==> flow/design.v <==
`timescale 1ns / 1ps
module SCALER_CLOCK_v2(
		input clk33_i,
		input rst_i,
		output khz_clk_o
    );
	localparam [15:0] MATCH = 33333;
	reg [15:0] counter;
	reg khz_clk;
	always @(posedge clk33_i) begin
		if (rst_i) begin
			counter <= {16{1'b0}};
			khz_clk <= 1'b0;
		end else begin
			if (khz_clk) counter <= {16{1'b0}};
			else counter <= counter + 1;
			khz_clk <= (counter == MATCH);
		end
	end
	assign khz_clk_o = khz_clk;
endmodule
`timescale 1ns / 1ps
module ANITA3_scaler(
		clk_i,
		rst_i,
		pps_i,
		count_i,
		scaler_o
    );
	parameter WIDTH = 8;
	parameter PRESCALE = 0;
	input clk_i;
	input rst_i;
	input pps_i;
	input count_i;
	output [WIDTH-1:0] scaler_o;
	reg [WIDTH+PRESCALE-1:0] counter;
	wire [WIDTH+PRESCALE:0] counter_plus_one = counter + 1;
	reg [WIDTH-1:0] scaler;
	always @(posedge clk_i) begin
		if (rst_i) begin
			counter <= {WIDTH+PRESCALE{1'b0}};
			scaler <= {WIDTH{1'b0}};
		end else begin
			if (pps_i) counter <= {WIDTH+PRESCALE{1'b0}};
			else if (count_i && !counter_plus_one[WIDTH+PRESCALE]) counter <= counter_plus_one;
			if (pps_i) scaler <= counter[PRESCALE +: WIDTH];
		end
	end
	assign scaler_o = scaler;
endmodule
`timescale 1ns / 1ps
module SCALER_TOPv2(
		input clk33_i,
		input rst_i,
		input [16:0] scal_i,
		input [4:0] scal_addr_i,
		input scal_rd_i,
		output [15:0] scal_dat_o,
		output [15:0] refpulse_cnt_o
    );
	wire update_scalers;
	SCALER_CLOCK_v2 u_clk(.clk33_i(clk33_i),
								 .rst_i(rst_i),
								 .khz_clk_o(update_scalers));
	wire [15:0] scaler_data_out[31:0];
	reg [1:0] ref_pulse_reg;
	reg [15:0] ref_pulse_counter;
	reg [15:0] ref_pulse_count;
	reg [15:0] gated_scaler;
	wire [15:0] ref_pulse_in = {16{scal_i[0]}};
	always @(posedge clk33_i) begin
		if (rst_i) begin
			gated_scaler <= {16{1'b0}};
			ref_pulse_reg <= {2{1'b0}};
			ref_pulse_counter <= {16{1'b0}};
			ref_pulse_count <= {16{1'b0}};
		end else begin
			gated_scaler <= ref_pulse_in & scal_i[16:1];
			ref_pulse_reg <= {ref_pulse_reg[0],scal_i[0]};
			if (update_scalers) ref_pulse_counter <= {16{1'b0}};
			else if (ref_pulse_reg[0] && !ref_pulse_reg[1]) ref_pulse_counter <= ref_pulse_counter + 1;
			if (update_scalers) ref_pulse_count <= ref_pulse_counter;
		end
	end
	generate
		genvar trig, ant;
		for (trig=0;trig<4;trig=trig+1) begin : L1
			ANITA3_scaler #(.WIDTH(16),.PRESCALE(0)) u_l1_scaler(.clk_i(clk33_i),
																				  .rst_i(rst_i),
																				  .pps_i(update_scalers),
																				  .count_i(scal_i[1+trig]),
																				  .scaler_o(scaler_data_out[12+trig]));
			ANITA3_scaler #(.WIDTH(16),.PRESCALE(0)) u_l1_mon_scaler(.clk_i(clk33_i),
																				  .rst_i(rst_i),
																				  .pps_i(update_scalers),
																				  .count_i(gated_scaler[trig]),
																				  .scaler_o(scaler_data_out[28+trig]));
		end
		for (ant=0;ant<12;ant=ant+1) begin : ANT
			ANITA3_scaler #(.WIDTH(16),.PRESCALE(0)) u_ant_scaler(.clk_i(clk33_i),
																					.rst_i(rst_i),
																					.pps_i(update_scalers),
																					.count_i(scal_i[5+ant]),
																					.scaler_o(scaler_data_out[ant]));
			ANITA3_scaler #(.WIDTH(16),.PRESCALE(0)) u_ant_mon_scaler(.clk_i(clk33_i),
																					.rst_i(rst_i),
																					.pps_i(update_scalers),
																					.count_i(gated_scaler[4+ant]),
																					.scaler_o(scaler_data_out[16+ant]));
		end
	endgenerate
	reg scaler_bank;
	reg [31:0] scaler_ram[63:0];
	reg [31:0] scaler_out;
	reg reading;
	reg updating;
	reg was_updating;
	reg maybe_reading_too_slow;
	reg [4:0] scaler_addr_count;
	wire [5:0] scaler_addr_count_plus_one = scaler_addr_count + 1;
	always @(posedge clk33_i) begin
		if (updating && !rst_i)
			scaler_ram[{scaler_bank,scaler_addr_count}] <= {ref_pulse_count,scaler_data_out[scaler_addr_count]};
		scaler_out <= scaler_ram[{!scaler_bank,scal_addr_i}];
	end
	always @(posedge clk33_i) begin	
		if (rst_i) begin
			scaler_bank <= 1'b0;
			reading <= 1'b0;
			updating <= 1'b0;
			was_updating <= 1'b0;
			maybe_reading_too_slow <= 1'b0;
			scaler_addr_count <= {5{1'b0}};
		end else begin
		if (update_scalers) updating <= 1;
		else if (scaler_addr_count_plus_one[5]) updating <= 0;
		if (updating) scaler_addr_count <= scaler_addr_count_plus_one;
		if ((scal_addr_i == {5{1'b0}}) && scal_rd_i)
			reading <= 1;
		else if ((scal_addr_i == {5{1'b1}}) && scal_rd_i) 
			reading <= 0;
		else if (update_scalers && maybe_reading_too_slow)
			reading <= 0;
		if (!reading) maybe_reading_too_slow <= 0;
		else if (update_scalers && reading) maybe_reading_too_slow <= 1;
		was_updating <= updating;
		if (!updating && was_updating && !reading) scaler_bank <= ~scaler_bank;		
		end
	end
	assign scal_dat_o = scaler_out[15:0];
	assign refpulse_cnt_o = scaler_out[31:16];
endmodule
== Reports on SCALER_TOPv2 ==
Module SCALER_TOPv2 before and after one edit of its RTL, step after step.
"unedited" refers to lines of the RTL above, "edited" to lines of the edited file.
"change" is "edited" less "unedited", of the values as shown; "relative change" is that difference over "unedited", in percent.
Operators carry their Yosys type and port widths (W data, S select, Z words).
Not given: -
Inputs
  top: SCALER_TOPv2
  clock: clk33_i
  library: sky130hd
  library corner: tt_025C_1v80

== The edit ==
The edit as a unified diff against the file above.
This change comes from a script, not from a designer. The edited design behaves differently; no optimisation was intended.
begin of diff
@@ -80,5 +80,5 @@
 			ref_pulse_reg <= {ref_pulse_reg[0],scal_i[0]};
 			if (update_scalers) ref_pulse_counter <= {16{1'b0}};
-			else if (ref_pulse_reg[0] && !ref_pulse_reg[1]) ref_pulse_counter <= ref_pulse_counter + 1;
+			else if (ref_pulse_reg[0] && !ref_pulse_reg[1]) ref_pulse_counter <= ref_pulse_counter ^ 1;
 			if (update_scalers) ref_pulse_count <= ref_pulse_counter;
 		end
end of diff

== Word-level counts ==
Counts by Yosys on the flattened word-level netlist (proc, flatten, opt, wreduce). Print and check cells are left out. Cells with the same type and inputs are merged into one.
Memory sizes are those after Yosys's memory passes, which may raise the word count (mostly to a power of two), join words into wider ones and drop unused or constant bits.
Cells by class
  add/subtract/negate cells: unedited 35, edited 34, change -1, relative change -2.86%
  equal/unequal tests: unedited 33, edited 33, change 0, relative change 0.00%
  mux-type cells: unedited 9, edited 9, change 0, relative change 0.00%
  bitwise logic cells: unedited 3, edited 4, change +1, relative change +33.33%
  reduce/logical cells: unedited 83, edited 83, change 0, relative change 0.00%
Operators by type and width
  $add A16 B1 Y16 const B: unedited 2, edited 1, change -1, relative change -50.00%
  $not A1 Y1: unedited 2, edited 3, change +1, relative change +50.00%
  $logic_and A1 B1 Y1: unedited 40, edited 40, change 0, relative change 0.00%
  $logic_not A1 Y1: unedited 37, edited 37, change 0, relative change 0.00%
  $add A16 B1 Y17 const B: unedited 32, edited 32, change 0, relative change 0.00%
  $eq A5 B5 Y1 const B: unedited 17, edited 17, change 0, relative change 0.00%
  $eq A5 B4 Y1 const B: unedited 8, edited 8, change 0, relative change 0.00%
  $mux W1: unedited 6, edited 6, change 0, relative change 0.00%
  $eq A5 B3 Y1 const B: unedited 4, edited 4, change 0, relative change 0.00%
  $eq A5 B2 Y1 const B: unedited 2, edited 2, change 0, relative change 0.00%
  $logic_not A5 Y1: unedited 2, edited 2, change 0, relative change 0.00%
  $reduce_or A2 Y1: unedited 2, edited 2, change 0, relative change 0.00%
  $add A5 B1 Y6 const B: unedited 1, edited 1, change 0, relative change 0.00%
  $and A16 B16 Y16: unedited 1, edited 1, change 0, relative change 0.00%
  $eq A16 B16 Y1 const B: unedited 1, edited 1, change 0, relative change 0.00%
  $eq A5 B1 Y1 const B: unedited 1, edited 1, change 0, relative change 0.00%
  $mux W32: unedited 1, edited 1, change 0, relative change 0.00%
  $mux W6: unedited 1, edited 1, change 0, relative change 0.00%
  $pmux W16 S32: unedited 1, edited 1, change 0, relative change 0.00%
  $reduce_bool A2 Y1: unedited 1, edited 1, change 0, relative change 0.00%
  $reduce_bool A3 Y1: unedited 1, edited 1, change 0, relative change 0.00%
Bit counts
  bits in registers: unedited 1101, edited 1071, change -30, relative change -2.72%
  RAM bits: unedited 2048, edited 2048, change 0, relative change 0.00%
  clocked read ports x word width: unedited 32, edited 32, change 0, relative change 0.00%
  memories: unedited 1, edited 1, change 0, relative change 0.00%
  bits of input ports: unedited 25, edited 25, change 0, relative change 0.00%
  output and inout bits: unedited 32, edited 32, change 0, relative change 0.00%
  cells after elaboration: unedited 240, edited 240, change 0, relative change 0.00%
Memories
  shape (words x width / read and write ports): unedited scaler_ram 64x32 r1 w1, edited scaler_ram 64x32 r1 w1

== Longest topological paths ==
Yosys ltp: most cells in a row. Word level: on the elaborated netlist, between registers, memories and ports. Mapped: between sequential cells and ports; inverters and the memories' decode and read muxes count.
Logic depth
  depth in word-level cells: unedited 4, edited 4, change 0, relative change 0.00%
  ABC_AREA: unedited 0, edited 0
  gate-level depth with buffers: unedited 13, edited 12, change -1, relative change -7.69%
  depth with buffers taken out: unedited 8, edited 8, change 0, relative change 0.00%

== Synthesis result ==
Source: synth_stat.txt of the flow (Yosys; design flattened, memories mapped). It holds for the ABC_AREA given above (unset counts as 0); a run with the other value may have another netlist.
Cell types
  sky130_fd_sc_hd__edfxtp_1: unedited 2048, edited 1088, change -960, relative change -46.88%
  sky130_fd_sc_hd__mux4_2: unedited 553, edited 309, change -244, relative change -44.12%
  sky130_fd_sc_hd__mux2i_1: unedited 754, edited 614, change -140, relative change -18.57%
  sky130_fd_sc_hd__xor2_1: unedited 174, edited 266, change +92, relative change +52.87%
  sky130_fd_sc_hd__nand2_1: unedited 321, edited 238, change -83, relative change -25.86%
  sky130_fd_sc_hd__xnor2_1: unedited 156, edited 94, change -62, relative change -39.74%
  sky130_fd_sc_hd__a21oi_1: unedited 151, edited 96, change -55, relative change -36.42%
  sky130_fd_sc_hd__buf_2: unedited 93, edited 47, change -46, relative change -49.46%
  sky130_fd_sc_hd__dfxtp_1: unedited 1133, edited 1088, change -45, relative change -3.97%
  sky130_fd_sc_hd__a211oi_1: unedited 102, edited 58, change -44, relative change -43.14%
  sky130_fd_sc_hd__o211ai_1: unedited 78, edited 119, change +41, relative change +52.56%
  sky130_fd_sc_hd__o2111ai_1: unedited 40, edited 80, change +40, relative change +100.00%
  sky130_fd_sc_hd__a22oi_1: unedited 112, edited 78, change -34, relative change -30.36%
  sky130_fd_sc_hd__buf_4: unedited 53, edited 23, change -30, relative change -56.60%
  sky130_fd_sc_hd__nand3_1: unedited 210, edited 181, change -29, relative change -13.81%
  sky130_fd_sc_hd__clkbuf_1: unedited 258, edited 278, change +20, relative change +7.75%
  sky130_fd_sc_hd__nor3_1: unedited 75, edited 55, change -20, relative change -26.67%
  sky130_fd_sc_hd__a31oi_1: unedited 64, edited 44, change -20, relative change -31.25%
The list need not be complete.
Synthesis totals
  mapped cells: unedited 8774, edited 7051, change -1723, relative change -19.64%
  synthesis area (µm²): unedited 128683.4, edited 90166.5, change -38516.9, relative change -29.93%
  sequential area (µm²): unedited 84180.7, edited 54452.2, change -29728.5, relative change -35.32%
  flip-flop cells: unedited 3181, edited 2176, change -1005, relative change -31.59%
  buffer cells: unedited 496, edited 420, change -76, relative change -15.32%
By module: a second synthesis without flattening, with its own total; a netlist apart from the flattened one above.
Unflattened totals
  cell total of the unflattened synthesis: unedited 8907, edited 7323, change -1584, relative change -17.78%
  area (unflattened synthesis) (µm²): unedited 131477.3, edited 93389.6, change -38087.7, relative change -28.97%
Rows give one instance, submodules left out.
By module, unedited
  SCALER_TOPv2: times used 1, cells 4145, area 85657.2 µm², seq. area 63340.7 µm²
  ANITA3_scaler: times used 32, cells 146, area 1407.6 µm², seq. area 640.6 µm²
  SCALER_CLOCK_v2: times used 1, cells 90, area 777.0 µm², seq. area 340.3 µm²
By module, edited
  SCALER_TOPv2: times used 1, cells 2561, area 47569.4 µm², seq. area 33612.2 µm²
  ANITA3_scaler: times used 32, cells 146, area 1407.6 µm², seq. area 640.6 µm²
  SCALER_CLOCK_v2: times used 1, cells 90, area 777.0 µm², seq. area 340.3 µm²

== Timing after synthesis ==
OpenSTA on the mapped netlist: ideal clock, no wires. The path of least setup slack (recovery checks aside). Input and output delay are each 20% of the period. Register names are those of the netlist, which keeps one name where synthesis merged equal registers.
Path post-synthesis
  kind: unedited register -> register, edited register -> register
  start point: unedited reg scaler_addr_count[0], edited reg scaler_addr_count[3]
  end point: unedited mem scaler_ram[0][13], edited mem scaler_ram[0][4]
  clock period (ns): unedited 10.0, edited 10.0, change 0.0, relative change 0.00%
  setup time (ns): unedited 0.585, edited 0.588, change +0.003
  launch time at the first pin (ns): unedited 0.000, edited 0.000, change 0.000
  arrival (ns): unedited 4.782, edited 4.426, change -0.356, relative change -7.44%
  required time (ns): unedited 9.415, edited 9.412, change -0.003, relative change -0.03%
  path slack (ns): unedited 4.634, edited 4.986, change +0.352
  path delay (ns): unedited 5.367, edited 5.014, change -0.353, relative change -6.58%
  stages: unedited 14, edited 13, change -1, relative change -7.14%
  period reached after synthesis (ns): unedited 5.366, edited 5.014, change -0.352, relative change -6.56%
"path delay" is the arrival time less input delay plus setup time.
"stages" counts driving pins, that of a launching flip-flop among them; a cell with two outputs on the path counts twice.
"period reached after synthesis" is the clock period less the worst setup slack; recovery checks do not enter. This is arithmetic on one report: input and output delays are still those of the set period (20% each).
The rows between start and end are the longest chain of elaborated cells between them; the timing report does not say that the signal goes this way. Where chains are equally long, one stands for them.
Each line given opens the expression or statement behind the cell; cells for indexed reads and writes are added by Yosys, which also makes memories of some case tables.
unedited: The path ends at the data pin of a flip-flop with enable; ways to the enable are not counted.
On the way, post-synthesis, unedited
  cell sequence: sky130_fd_sc_hd__dfxtp_1 -> sky130_fd_sc_hd__ha_1 -> sky130_fd_sc_hd__clkbuf_1 -> sky130_fd_sc_hd__clkbuf_1 -> sky130_fd_sc_hd__buf_1 -> sky130_fd_sc_hd__and3_1 -> sky130_fd_sc_hd__ha_1 -> sky130_fd_sc_hd__clkbuf_1 -> sky130_fd_sc_hd__nor4_1 -> sky130_fd_sc_hd__nand2_1 -> sky130_fd_sc_hd__or3_1 -> sky130_fd_sc_hd__buf_2 -> sky130_fd_sc_hd__buf_2 -> sky130_fd_sc_hd__a41oi_1
  cells in the longest elaborated chain: 3
RTL lines, path post-synthesis, unedited
  from (decl): RTL line 120  | reg [4:0] scaler_addr_count;
  from (assign): RTL line 134  | scaler_addr_count <= {5{1'b0}};
  from (assign): RTL line 138  | if (updating) scaler_addr_count <= scaler_addr_count_plus_one;
  $eq A5 B5 Y1: RTL line 124  | scaler_ram[{scaler_bank,scaler_addr_count}] <= {ref_pulse_count,scaler_data_out[scaler_addr_count]};
  $pmux W16 S32: RTL line 124
  $mux W32: RTL line 123  | if (updating && !rst_i)
  to (decl): RTL line 114  | reg [31:0] scaler_ram[63:0];
edited: The path ends at the data pin of a flip-flop with enable; ways to the enable are not counted.
On the way, post-synthesis, edited
  cell sequence: sky130_fd_sc_hd__dfxtp_1 -> sky130_fd_sc_hd__buf_2 -> sky130_fd_sc_hd__clkbuf_1 -> sky130_fd_sc_hd__clkbuf_1 -> sky130_fd_sc_hd__buf_1 -> sky130_fd_sc_hd__nand2_1 -> sky130_fd_sc_hd__nor2_1 -> sky130_fd_sc_hd__ha_1 -> sky130_fd_sc_hd__clkbuf_1 -> sky130_fd_sc_hd__a22oi_1 -> sky130_fd_sc_hd__o2111ai_1 -> sky130_fd_sc_hd__nor4_1 -> sky130_fd_sc_hd__a31oi_1
  cells in the longest elaborated chain: 3
RTL lines, path post-synthesis, edited
  from (decl): RTL line 120  | reg [4:0] scaler_addr_count;
  from (assign): RTL line 134  | scaler_addr_count <= {5{1'b0}};
  from (assign): RTL line 138  | if (updating) scaler_addr_count <= scaler_addr_count_plus_one;
  $eq A5 B5 Y1: RTL line 124  | scaler_ram[{scaler_bank,scaler_addr_count}] <= {ref_pulse_count,scaler_data_out[scaler_addr_count]};
  $pmux W16 S32: RTL line 124
  $mux W32: RTL line 123  | if (updating && !rst_i)
  to (decl): RTL line 114  | reg [31:0] scaler_ram[63:0];

== Timing after layout ==
Path of least setup slack in the final report of the runs of set A (OpenROAD, finished layout, wires in). Where an end is a register, its clock arrival counts in the times.
Path post-layout
  kind: unedited register -> register, edited register -> register
  start point: unedited reg scaler_addr_count[2], edited reg scaler_addr_count[4]
  end point: unedited mem scaler_ram[53][15], edited mem scaler_ram[31][6]
  clock period (ns): unedited 5.34, edited 5.34, change 0.00, relative change 0.00%
  setup time (ns): unedited 0.31, edited 0.37, change +0.06
  launch time at the first pin (ns): unedited 0.93, edited 0.83, change -0.10, relative change -10.75%
  arrival (ns): unedited 5.25, edited 5.07, change -0.18, relative change -3.43%
  required time (ns): unedited 5.95, edited 5.85, change -0.10, relative change -1.68%
  path slack (ns): unedited 0.70, edited 0.78, change +0.08
  stages: unedited 9, edited 9, change 0, relative change 0.00%
The rows between start and end are the longest chain of elaborated cells between them; the timing report does not say that the signal goes this way. Where chains are equally long, one stands for them.
unedited: The path ends at the data pin of a flip-flop with enable; ways to the enable are not counted.
On the way, post-layout, unedited
  cell sequence: sky130_fd_sc_hd__dfxtp_4 -> sky130_fd_sc_hd__buf_4 -> sky130_fd_sc_hd__and4bb_2 -> sky130_fd_sc_hd__a222oi_1 -> sky130_fd_sc_hd__o21ai_1 -> sky130_fd_sc_hd__a2111oi_0 -> sky130_fd_sc_hd__buf_4 -> sky130_fd_sc_hd__a41oi_4 -> sky130_fd_sc_hd__buf_12
  cells in the longest elaborated chain: 3
RTL lines, path post-layout, unedited
  from (decl): RTL line 120  | reg [4:0] scaler_addr_count;
  from (assign): RTL line 134  | scaler_addr_count <= {5{1'b0}};
  from (assign): RTL line 138  | if (updating) scaler_addr_count <= scaler_addr_count_plus_one;
  $eq A5 B5 Y1: RTL line 124  | scaler_ram[{scaler_bank,scaler_addr_count}] <= {ref_pulse_count,scaler_data_out[scaler_addr_count]};
  $pmux W16 S32: RTL line 124
  $mux W32: RTL line 123  | if (updating && !rst_i)
  to (decl): RTL line 114  | reg [31:0] scaler_ram[63:0];
edited: The path ends at the data pin of a flip-flop with enable; ways to the enable are not counted.
On the way, post-layout, edited
  cell sequence: sky130_fd_sc_hd__dfxtp_4 -> sky130_fd_sc_hd__inv_1 -> sky130_fd_sc_hd__ha_1 -> sky130_fd_sc_hd__a22oi_1 -> sky130_fd_sc_hd__nand4_1 -> sky130_fd_sc_hd__a2111oi_0 -> sky130_fd_sc_hd__buf_4 -> sky130_fd_sc_hd__a31oi_4 -> sky130_fd_sc_hd__buf_4
  cells in the longest elaborated chain: 3
RTL lines, path post-layout, edited
  from (decl): RTL line 120  | reg [4:0] scaler_addr_count;
  from (assign): RTL line 134  | scaler_addr_count <= {5{1'b0}};
  from (assign): RTL line 138  | if (updating) scaler_addr_count <= scaler_addr_count_plus_one;
  $eq A5 B5 Y1: RTL line 124  | scaler_ram[{scaler_bank,scaler_addr_count}] <= {ref_pulse_count,scaler_data_out[scaler_addr_count]};
  $pmux W16 S32: RTL line 124
  $mux W32: RTL line 123  | if (updating && !rst_i)
  to (decl): RTL line 114  | reg [31:0] scaler_ram[63:0];

== Flow runs ==
Both versions went through the flow (Yosys, OpenROAD) with the same settings in each pair. Constraints: input delay and output delay 20% of the set period each, output load 0.01 pF.
Flow settings, set A
  CORE_UTILIZATION: 40
  PLACE_DENSITY: 0.6
  period_ns: 5.34
  CAP_MARGIN: 20
  CORE_MARGIN: 2
  SLEW_MARGIN: 20
Results, set A
  area of the synthesized netlist (µm²): unedited 128683.4, edited 90166.5, change -38516.9, relative change -29.93%
  area inside the die boundary (µm²): unedited 326264.0, edited 229230.0, change -97034.0, relative change -29.74%
  standard-cell area of the final layout (µm²): unedited 147294.0, edited 102318.0, change -44976.0, relative change -30.53%
  utilization in the final report (%): unedited 45.9, edited 45.6, change -0.3
  worst setup slack after layout (ns): unedited 0.697, edited 0.784, change +0.087
  total negative setup slack (ns): unedited 0.000, edited 0.000, change 0.000
  post-route worst hold slack (ns): unedited 0.464, edited 0.429, change -0.035
  power consumption (W): unedited 0.051476, edited 0.034445, change -0.017031, relative change -33.09%
  period reached (ns): unedited 4.643, edited 4.556, change -0.087, relative change -1.87%
Flow settings, set B
  CAP_MARGIN: 15
  CORE_UTILIZATION: 68
  MAX_ROUTING_LAYER: met5
  PLACE_DENSITY_LB_ADDON: 0.25
  period_ns: 5.01
  CORE_MARGIN: 2
  SLEW_MARGIN: 20
Results, set B
  area of the synthesized netlist (µm²): unedited 128683.4, edited 90166.5, change -38516.9, relative change -29.93%
  area inside the die boundary (µm²): unedited 192734.0, edited 135527.0, change -57207.0, relative change -29.68%
  standard-cell area of the final layout (µm²): unedited 143981.0, edited 100518.0, change -43463.0, relative change -30.19%
  utilization in the final report (%): unedited 76.6, edited 76.5, change -0.1
  worst setup slack after layout (ns): unedited 0.506, edited 0.358, change -0.148
  total negative setup slack (ns): unedited 0.000, edited 0.000, change 0.000
  post-route worst hold slack (ns): unedited 0.354, edited 0.477, change +0.123
  power consumption (W): unedited 0.053365, edited 0.037119, change -0.016246, relative change -30.44%
  period reached (ns): unedited 4.504, edited 4.652, change +0.148, relative change +3.29%
By "period reached" is meant the clock period of the run minus its worst setup slack. This is arithmetic on one report: input and output delays are still those of the set period (20% each).
"power consumption" rests on the timing tool's default activity at the inputs, not on a simulated workload.
